==> flow/design.v <==
module APB_MASTER(PCLK,PRESETn,PREADY,ST,WEN,APB_WADRS,APB_RADRS,APB_WDATA,PRDATA,PSEL,PLSVERR,PENABLE,PWRITE,PADDR,PWDATA,APB_RDATA_OUT);
input ST,WEN;
input [8:0] APB_WADRS,APB_RADRS;
input [7:0] APB_WDATA;
output [7:0] APB_RDATA_OUT;
input PCLK,PRESETn,PREADY;
input [7:0] PRDATA;
output reg PSEL,PLSVERR;
output reg PENABLE,PWRITE;
output reg [8:0] PADDR;
output reg [7:0] PWDATA;
reg [1:0] PS,NS;
localparam  IDLE=2'b00,
            SETUP=2'b01,
            ACCESS=2'b10;
reg setup_error;
reg invalid_setup_error;
reg [7:0] rdata;
assign APB_RDATA_OUT = rdata;
always @(posedge PCLK)
begin
    if(!PRESETn)
        PS<=IDLE;
    else
        PS<=NS;
end
always @(*)
begin
    case(PS)
        IDLE:
        begin
            if(ST)
            begin
                NS=SETUP;
            end
            else
            begin
                NS=IDLE;
            end
        end
        SETUP:
        begin
            NS=ACCESS;
        end
        ACCESS:
        begin
            if(!PREADY)
                NS=ACCESS;
            else
            begin
                if(ST)
                    NS=SETUP;
                else
                    NS=IDLE;
            end
        end
        default:NS=IDLE;
    endcase
end
always @(posedge PCLK)
begin
    if(!PRESETn)
    begin
        PSEL     <= 0;
        PENABLE  <= 0;
        PWRITE   <= 0;
        PADDR    <= 0;
        PWDATA   <= 0;
    end
    else
    case(NS)
        IDLE:
        begin
            PSEL     <= 0;
            PENABLE  <= 0;
            PWRITE   <= 0;
            PADDR    <= 0;
            PWDATA   <= 0;
        end
        SETUP:
        begin
            PSEL    <= 1;
            PENABLE <= 0;
            PWRITE  <= WEN;
            PADDR   <= WEN ? APB_WADRS : APB_RADRS;
            PWDATA  <= APB_WDATA;
        end
        ACCESS:
        begin
            PSEL    <= 1;
            PENABLE <= 1;
        end
        default:
        begin
            PSEL     <= 0;
            PENABLE  <= 0;
            PWRITE   <= 0;
            PADDR    <= 0;
            PWDATA   <= 0;
        end
    endcase
end
always @(posedge PCLK)
begin
    if(!PRESETn)
        rdata <= 0;
    else if (PS == ACCESS && !PWRITE && PREADY)
        rdata <= PRDATA;
end
always @(*)
begin
    if (PADDR > 9'h03F)
        setup_error = 1'b1;
    else
        setup_error = 1'b0;
    invalid_setup_error = setup_error;
end
always @(posedge PCLK)
begin
    if(!PRESETn)
        PLSVERR <= 0;
    else
        PLSVERR <= invalid_setup_error;
end
endmodule
module APB_SLAVE(
 input PCLK,PRESETn,
 input PSEL,PENABLE,PWRITE,
 input [7:0]PADDR,PWDATA,
 output [7:0]PRDATA,
 output reg PREADY );
reg [7:0] mem [0:63];
assign PRDATA = (PADDR < 8'd64) ? mem[PADDR[5:0]] : 8'h00;
always @(*)
begin
 if(!PRESETn)
      PREADY = 0;
 else if(PSEL && PENABLE)
      PREADY = 1;
 else
      PREADY = 0;
end
always @(posedge PCLK)
begin
 if(PREADY && PWRITE && (PADDR < 8'd64))
      mem[PADDR[5:0]] <= PWDATA;
end
endmodule
module APB_TOP(
    input PCLK, PRESETn,
    input ST, WEN,
    input [8:0] APB_WADRS, APB_RADRS,
    input [7:0] APB_WDATA,
    output [7:0] APB_RDATA_OUT,
    output PSLVERR
);
    wire PSEL, PENABLE, PWRITE, PREADY;
    wire [8:0] PADDR;
    wire [7:0] PWDATA, PRDATA;
    APB_MASTER MASTER_INST (
        .PCLK(PCLK),
        .PRESETn(PRESETn),
        .PREADY(PREADY),
        .ST(ST),
        .WEN(WEN),
        .APB_WADRS(APB_WADRS),
        .APB_RADRS(APB_RADRS),
        .APB_WDATA(APB_WDATA),
        .PRDATA(PRDATA),
        .PSEL(PSEL),
        .PLSVERR(PSLVERR),
        .PENABLE(PENABLE),
        .PWRITE(PWRITE),
        .PADDR(PADDR),
        .PWDATA(PWDATA),
        .APB_RDATA_OUT(APB_RDATA_OUT)
    );
    APB_SLAVE SLAVE_INST (
        .PCLK(PCLK),
        .PRESETn(PRESETn),
        .PSEL(PSEL),
        .PENABLE(PENABLE),
        .PWRITE(PWRITE),
        .PADDR(PADDR[7:0]),  
        .PWDATA(PWDATA),
        .PRDATA(PRDATA),
        .PREADY(PREADY)
    );
endmodule
## Tool chain data of APB_TOP

Tool output for the design above, in the order of the flow.
Line numbers count from 1 in the design file above.
Operators carry their Yosys type and port widths (W data, S select, Z words).
Cell names lack the library's common part.
Not given: -

| inputs | value |
|---|---|
| top | APB_TOP |
| clock input | PCLK |
| standard-cell library | sky130hd |
| corner | tt_025C_1v80 |

## Word level

Yosys after proc, flatten, opt, wreduce and memory -nomap, before mapping. Print and check cells are not counted. Equal cells are merged and count once.
Memory sizes are those after Yosys's memory passes, which may raise the word count (mostly to a power of two), join words into wider ones and drop unused or constant bits.

| word-level totals | value |
|---|---|
| memories | 1 |
| bits in writable memories | 512 |
| register bits | 31 |
| cells after elaboration | 41 |
| word width x clocked read ports | 8 |
| output and inout bits | 9 |

| cells by class | value |
|---|---|
| equality and inequality tests | 4 |
| magnitude comparators | 2 |
| reduce/logical cells | 8 |
| multiplexer cells | 18 |

Memories:

| memory | depth | width | rd ports | write ports | RTL line | RTL |
|---|---|---|---|---|---|---|
| SLAVE_INST.mem | 64 | 8 | 1 | 1 | 132 | `reg [7:0] mem [0:63];` |

Operators by type and width:

| operator | count |
|---|---|
| $pmux W9 S2 | 1 |
| $mux W6 | 3 |
| $pmux W8 S2 | 1 |
| $mux W8 | 2 |
| $gt A9 B6 Y1 const B | 1 |
| $mux W9 | 1 |
| $lt A8 B7 Y1 const B | 1 |
| $mux W1 | 7 |
| $pmux W2 S3 | 1 |
| $logic_and A1 B1 Y1 | 5 |
| $eq A2 B1 Y1 const B | 2 |
| $eq A2 B2 Y1 const B | 2 |
| $logic_not A2 Y1 | 1 |
| $reduce_or A2 Y1 | 1 |
| $pmux W1 S2 | 1 |
| $mux W2 | 1 |
| $logic_not A1 Y1 | 1 |

## Depth

Depth = most cells in a row (Yosys ltp): at word level without a register or memory, in the mapped netlist without a sequential cell, where the memories' decode and read muxes count.

| depth | value |
|---|---|
| depth after elaboration | 9 |
| ABC_AREA | 0 |
| mapped depth | 10 |
| mapped depth without buffers | 8 |

## Netlist

Yosys stat after the flow's synthesis: flattened, memories mapped to cells. It holds for the ABC_AREA given above (unset counts as 0); a run with the other value may have another netlist.
The area totals of this step are shown rounded.

| synthesis totals | value |
|---|---|
| sequential area | 0.01614 mm^2 |
| standard cells after synthesis | 1085 |
| mapped flip-flops | 550 |
| buffer cells | 61 |
| chip area (Yosys) | 0.02125 mm^2 |

Cell types:

| cell | count |
|---|---|
| edfxtp_1 | 512 |
| mux4_2 | 88 |
| mux2i_1 | 117 |
| dfxtp_1 | 38 |
| nor2_1 | 74 |
| a22o_1 | 25 |
| a221oi_1 | 16 |
| nor2b_1 | 20 |
| a22oi_1 | 16 |
| a2111oi_0 | 12 |
| buf_4 | 12 |
| clkbuf_1 | 21 |
| nand2_1 | 21 |
| buf_2 | 15 |
| a211o_1 | 8 |
| o22ai_1 | 10 |
| a211oi_1 | 8 |
| buf_6 | 5 |

Not listed: further types 20, cells in them 67.
By module: a second synthesis without flattening, with its own total; a netlist apart from the flattened one above.

| unflattened totals | value |
|---|---|
| cells (unflattened synthesis) | 1339 |
| area total of the unflattened synthesis | 0.02156 mm^2 |

Each row is one instance without its submodules.

By module:

| module | area (mm^2) | instances | seq. area (mm^2) | cells |
|---|---|---|---|---|
| APB_SLAVE | 0.02024 | 1 | 0.01537 | 1211 |
| APB_MASTER | 0.001324 | 1 | 0.0006406 | 128 |
| APB_TOP | 0 | 1 | 0 | 0 |

## Worst setup path after synthesis

Source: OpenSTA report_checks on the synthesized netlist (no wires, ideal clock, input and output delay 20% of the period each), path of least setup slack; recovery checks are left aside. Register names are those of the netlist, which keeps one name where synthesis merged equal registers.

| path post-synthesis | value |
|---|---|
| kind | input port to flip-flop |
| start | input PRESETn |
| end | register MASTER_INST.PADDR[4] |
| launch time at the first pin | 0.540 ns |
| stages on the path | 10 |
| setup time | 0.085 ns |
| path slack | 0.413 ns |
| delay of the path | 1.747 ns |
| data arrival time | 2.202 ns |
| data required time | 2.615 ns |
| clock period | 2.7 ns |
| synthesis period reached | 2.287 ns |

"delay of the path" is the arrival time less input delay plus setup time.
"stages on the path": output pins that drive a net of the path, with the launching flip-flop's if there is one; two outputs of one cell count as two.
"synthesis period reached" = period - worst setup slack (recovery checks aside). The figure is calculated, with input and output delays left at 20% of the set period.
Between the ends stands the longest chain of elaborated cells between them, by number of cells; it is not shown to be the way that was timed. Of several equally long chains one is given.
A line is the first line of the expression or statement that the cell stems from. Yosys adds cells for indexed reads and writes and turns some case tables into memories.
A register here has more assigning lines than the two given.

| between the ends, post-synthesis | value |
|---|---|
| path through | clkbuf_1 -> and3_1 -> and2_1 -> o21ai_0 -> ha_1 -> and2_1 -> clkbuf_1 -> clkbuf_1 -> nand2_1 -> o21ai_0 |
| cells in the longest elaborated chain | 5 |
| elaborated cells on any way between the ends | 6 |
| those cells by class | eq/ne (2); mux (4) |

Ends and longest elaborated chain, post-synthesis:

| item | RTL line | RTL |
|---|---|---|
| start: declaration | 150 | `input PCLK, PRESETn,` |
| $mux W1 | 136 | `if(!PRESETn)` |
| $mux W2 | 47 | `if(!PREADY)` |
| $pmux W2 S3 | 29 | `case(PS)` |
| $eq A2 B2 Y1 | 71 | `case(NS)` |
| $pmux W9 S2 | 71 |  |
| end: assignment | 67 | `PADDR    <= 0;` |
| end: assignment | 85 | `PADDR   <= WEN ? APB_WADRS : APB_RADRS;` |
| end: declaration | 10 | `output reg [8:0] PADDR;` |

## Timing after layout

Path of least setup slack in the final report of run 2 (OpenROAD, finished layout, wires in). Where an end is a register, its clock arrival counts in the times.

| path after layout | value |
|---|---|
| kind | flip-flop to flip-flop |
| start | register (no name shown) |
| end | register MASTER_INST.rdata[4] |
| launch time at the first pin | 0.62 ns |
| path slack | -0.02 ns |
| data arrival time | 3.24 ns |
| stages on the path | 11 |
| data required time | 3.22 ns |
| setup time | 0.12 ns |
| clock period | 2.7 ns |

| between the ends, after layout | value |
|---|---|
| path through | dfxtp_4 -> buf_12 -> buf_16 -> nor2_4 -> buf_4 -> a22o_1 -> a221oi_1 -> buf_4 -> o22ai_1 -> nor4_2 -> a211o_1 |

Ends and longest elaborated chain, after layout:

| item | RTL line | RTL |
|---|---|---|
| end: assignment | 106 | `rdata <= 0;` |
| end: assignment | 108 | `rdata <= PRDATA;` |
| end: declaration | 18 | `reg [7:0] rdata;` |

No chain of elaborated cells between the ends is given.

--- measured runs ---
Below are 3 stored runs of the flow (Yosys, OpenROAD; platform sky130hd) on APB_TOP, each with its settings and what was measured, unordered. Constraints: input delay and output delay 20% of the set period each, output load 0.01 pF.
"clock period reached": clock period set for the run, less the worst setup slack. It is reckoned from that one timing run; input and output delays stay at 20% of the period that was set.
"time used up by the worst setup path" = time allowed to the worst setup path (clock period - input delay - output delay, where it has them) - its slack; a late launch clock adds to it, a late capture clock takes from it.
"total power of the final layout": no workload was simulated; the value follows from the tool's default switching activity.
Values from the reports are rounded here.

## Run 1

==> flow/run.sh <==
#!/bin/bash
# the make line also repeats the synthesis and layout settings of config.mk as NAME=value (left out here)
make -C /OpenROAD-flow-scripts/flow DESIGN_CONFIG=/design/flow/config.mk WORK_HOME=/design/flow/orfs CLKGATE_MAP_FILE= finish
==> flow/config.mk <==
export PLATFORM = sky130hd
export DESIGN_NAME = APB_TOP
export DESIGN_NICKNAME = APB_TOP
export VERILOG_FILES = /design/flow/design.v
export SDC_FILE = /design/flow/constraint.sdc
export NUM_CORES = 4
export LEC_CHECK = 0
export ABC_AREA = 1
export CAP_MARGIN = 5
export CELL_PAD_IN_SITES_DETAIL_PLACEMENT = 2
export CORE_MARGIN = 2
export CORE_UTILIZATION = 46
export CTS_CLUSTER_DIAMETER = 294
export GPL_ROUTABILITY_DRIVEN = 0
export HOLD_SLACK_MARGIN = -0.1
export MIN_ROUTING_LAYER = met2
export SETUP_SLACK_MARGIN = 1.0
export SLEW_MARGIN = 20
export TNS_END_PERCENT = 5
==> flow/constraint.sdc <==
create_clock -name core_clock -period 2.7 [get_ports {PCLK}]
set_input_delay 0.5400 -clock core_clock [delete_from_list [all_inputs] [get_ports {PCLK}]]
set_output_delay 0.5400 -clock core_clock [all_outputs]
set_load 0.01 [all_outputs]

Run 1: did not finish, routing stopped with GRT-0232

## Run 2

==> flow/run.sh <==
#!/bin/bash
# the make line also repeats the synthesis and layout settings of config.mk as NAME=value (left out here)
make -C /OpenROAD-flow-scripts/flow DESIGN_CONFIG=/design/flow/config.mk WORK_HOME=/design/flow/orfs CLKGATE_MAP_FILE= finish
==> flow/config.mk <==
export PLATFORM = sky130hd
export DESIGN_NAME = APB_TOP
export DESIGN_NICKNAME = APB_TOP
export VERILOG_FILES = /design/flow/design.v
export SDC_FILE = /design/flow/constraint.sdc
export NUM_CORES = 4
export LEC_CHECK = 0
export ABC_AREA = 0
export CAP_MARGIN = 5
export CELL_PAD_IN_SITES_DETAIL_PLACEMENT = 2
export CORE_MARGIN = 2
export CORE_UTILIZATION = 46
export CTS_CLUSTER_DIAMETER = 294
export GPL_ROUTABILITY_DRIVEN = 0
export HOLD_SLACK_MARGIN = -0.1
export MIN_ROUTING_LAYER = met1
export SETUP_SLACK_MARGIN = 1.0
export SLEW_MARGIN = 20
export TNS_END_PERCENT = 5
==> flow/constraint.sdc <==
create_clock -name core_clock -period 2.7 [get_ports {PCLK}]
set_input_delay 0.5400 -clock core_clock [delete_from_list [all_inputs] [get_ports {PCLK}]]
set_output_delay 0.5400 -clock core_clock [all_outputs]
set_load 0.01 [all_outputs]

| result of run 2 | value |
|---|---|
| chip area after synthesis (Yosys) | 0.02125 mm^2 |
| total die area | 0.04794 mm^2 |
| utilization after layout | 58.6 % |
| smallest setup slack | -0.024 ns |
| sum of negative setup slack | -0.024 ns |
| final worst hold slack | 0.501 ns |
| total power of the final layout | 18.49 mW |
| clock period reached | 2.724 ns |
| time used up by the worst setup path | 2.72 ns |
| worst setup path kind | flip-flop to flip-flop |

## Run 3

==> flow/run.sh <==
#!/bin/bash
# the make line also repeats the synthesis and layout settings of config.mk as NAME=value (left out here)
make -C /OpenROAD-flow-scripts/flow DESIGN_CONFIG=/design/flow/config.mk WORK_HOME=/design/flow/orfs CLKGATE_MAP_FILE= finish
==> flow/config.mk <==
export PLATFORM = sky130hd
export DESIGN_NAME = APB_TOP
export DESIGN_NICKNAME = APB_TOP
export VERILOG_FILES = /design/flow/design.v
export SDC_FILE = /design/flow/constraint.sdc
export NUM_CORES = 4
export LEC_CHECK = 0
export CAP_MARGIN = 20
export CORE_MARGIN = 2
export CORE_UTILIZATION = 40
export SETUP_SLACK_MARGIN = 1.0
export SLEW_MARGIN = 20
==> flow/constraint.sdc <==
create_clock -name core_clock -period 2.47 [get_ports {PCLK}]
set_input_delay 0.4940 -clock core_clock [delete_from_list [all_inputs] [get_ports {PCLK}]]
set_output_delay 0.4940 -clock core_clock [all_outputs]
set_load 0.01 [all_outputs]

| result of run 3 | value |
|---|---|
| chip area after synthesis (Yosys) | 0.02125 mm^2 |
| total die area | 0.05499 mm^2 |
| utilization after layout | 50.8 % |
| smallest setup slack | -0.013 ns |
| sum of negative setup slack | -0.034 ns |
| final worst hold slack | 0.332 ns |
| total power of the final layout | 19.17 mW |
| clock period reached | 2.483 ns |
| time used up by the worst setup path | 2.48 ns |
| worst setup path kind | flip-flop to flip-flop |
--- end ---
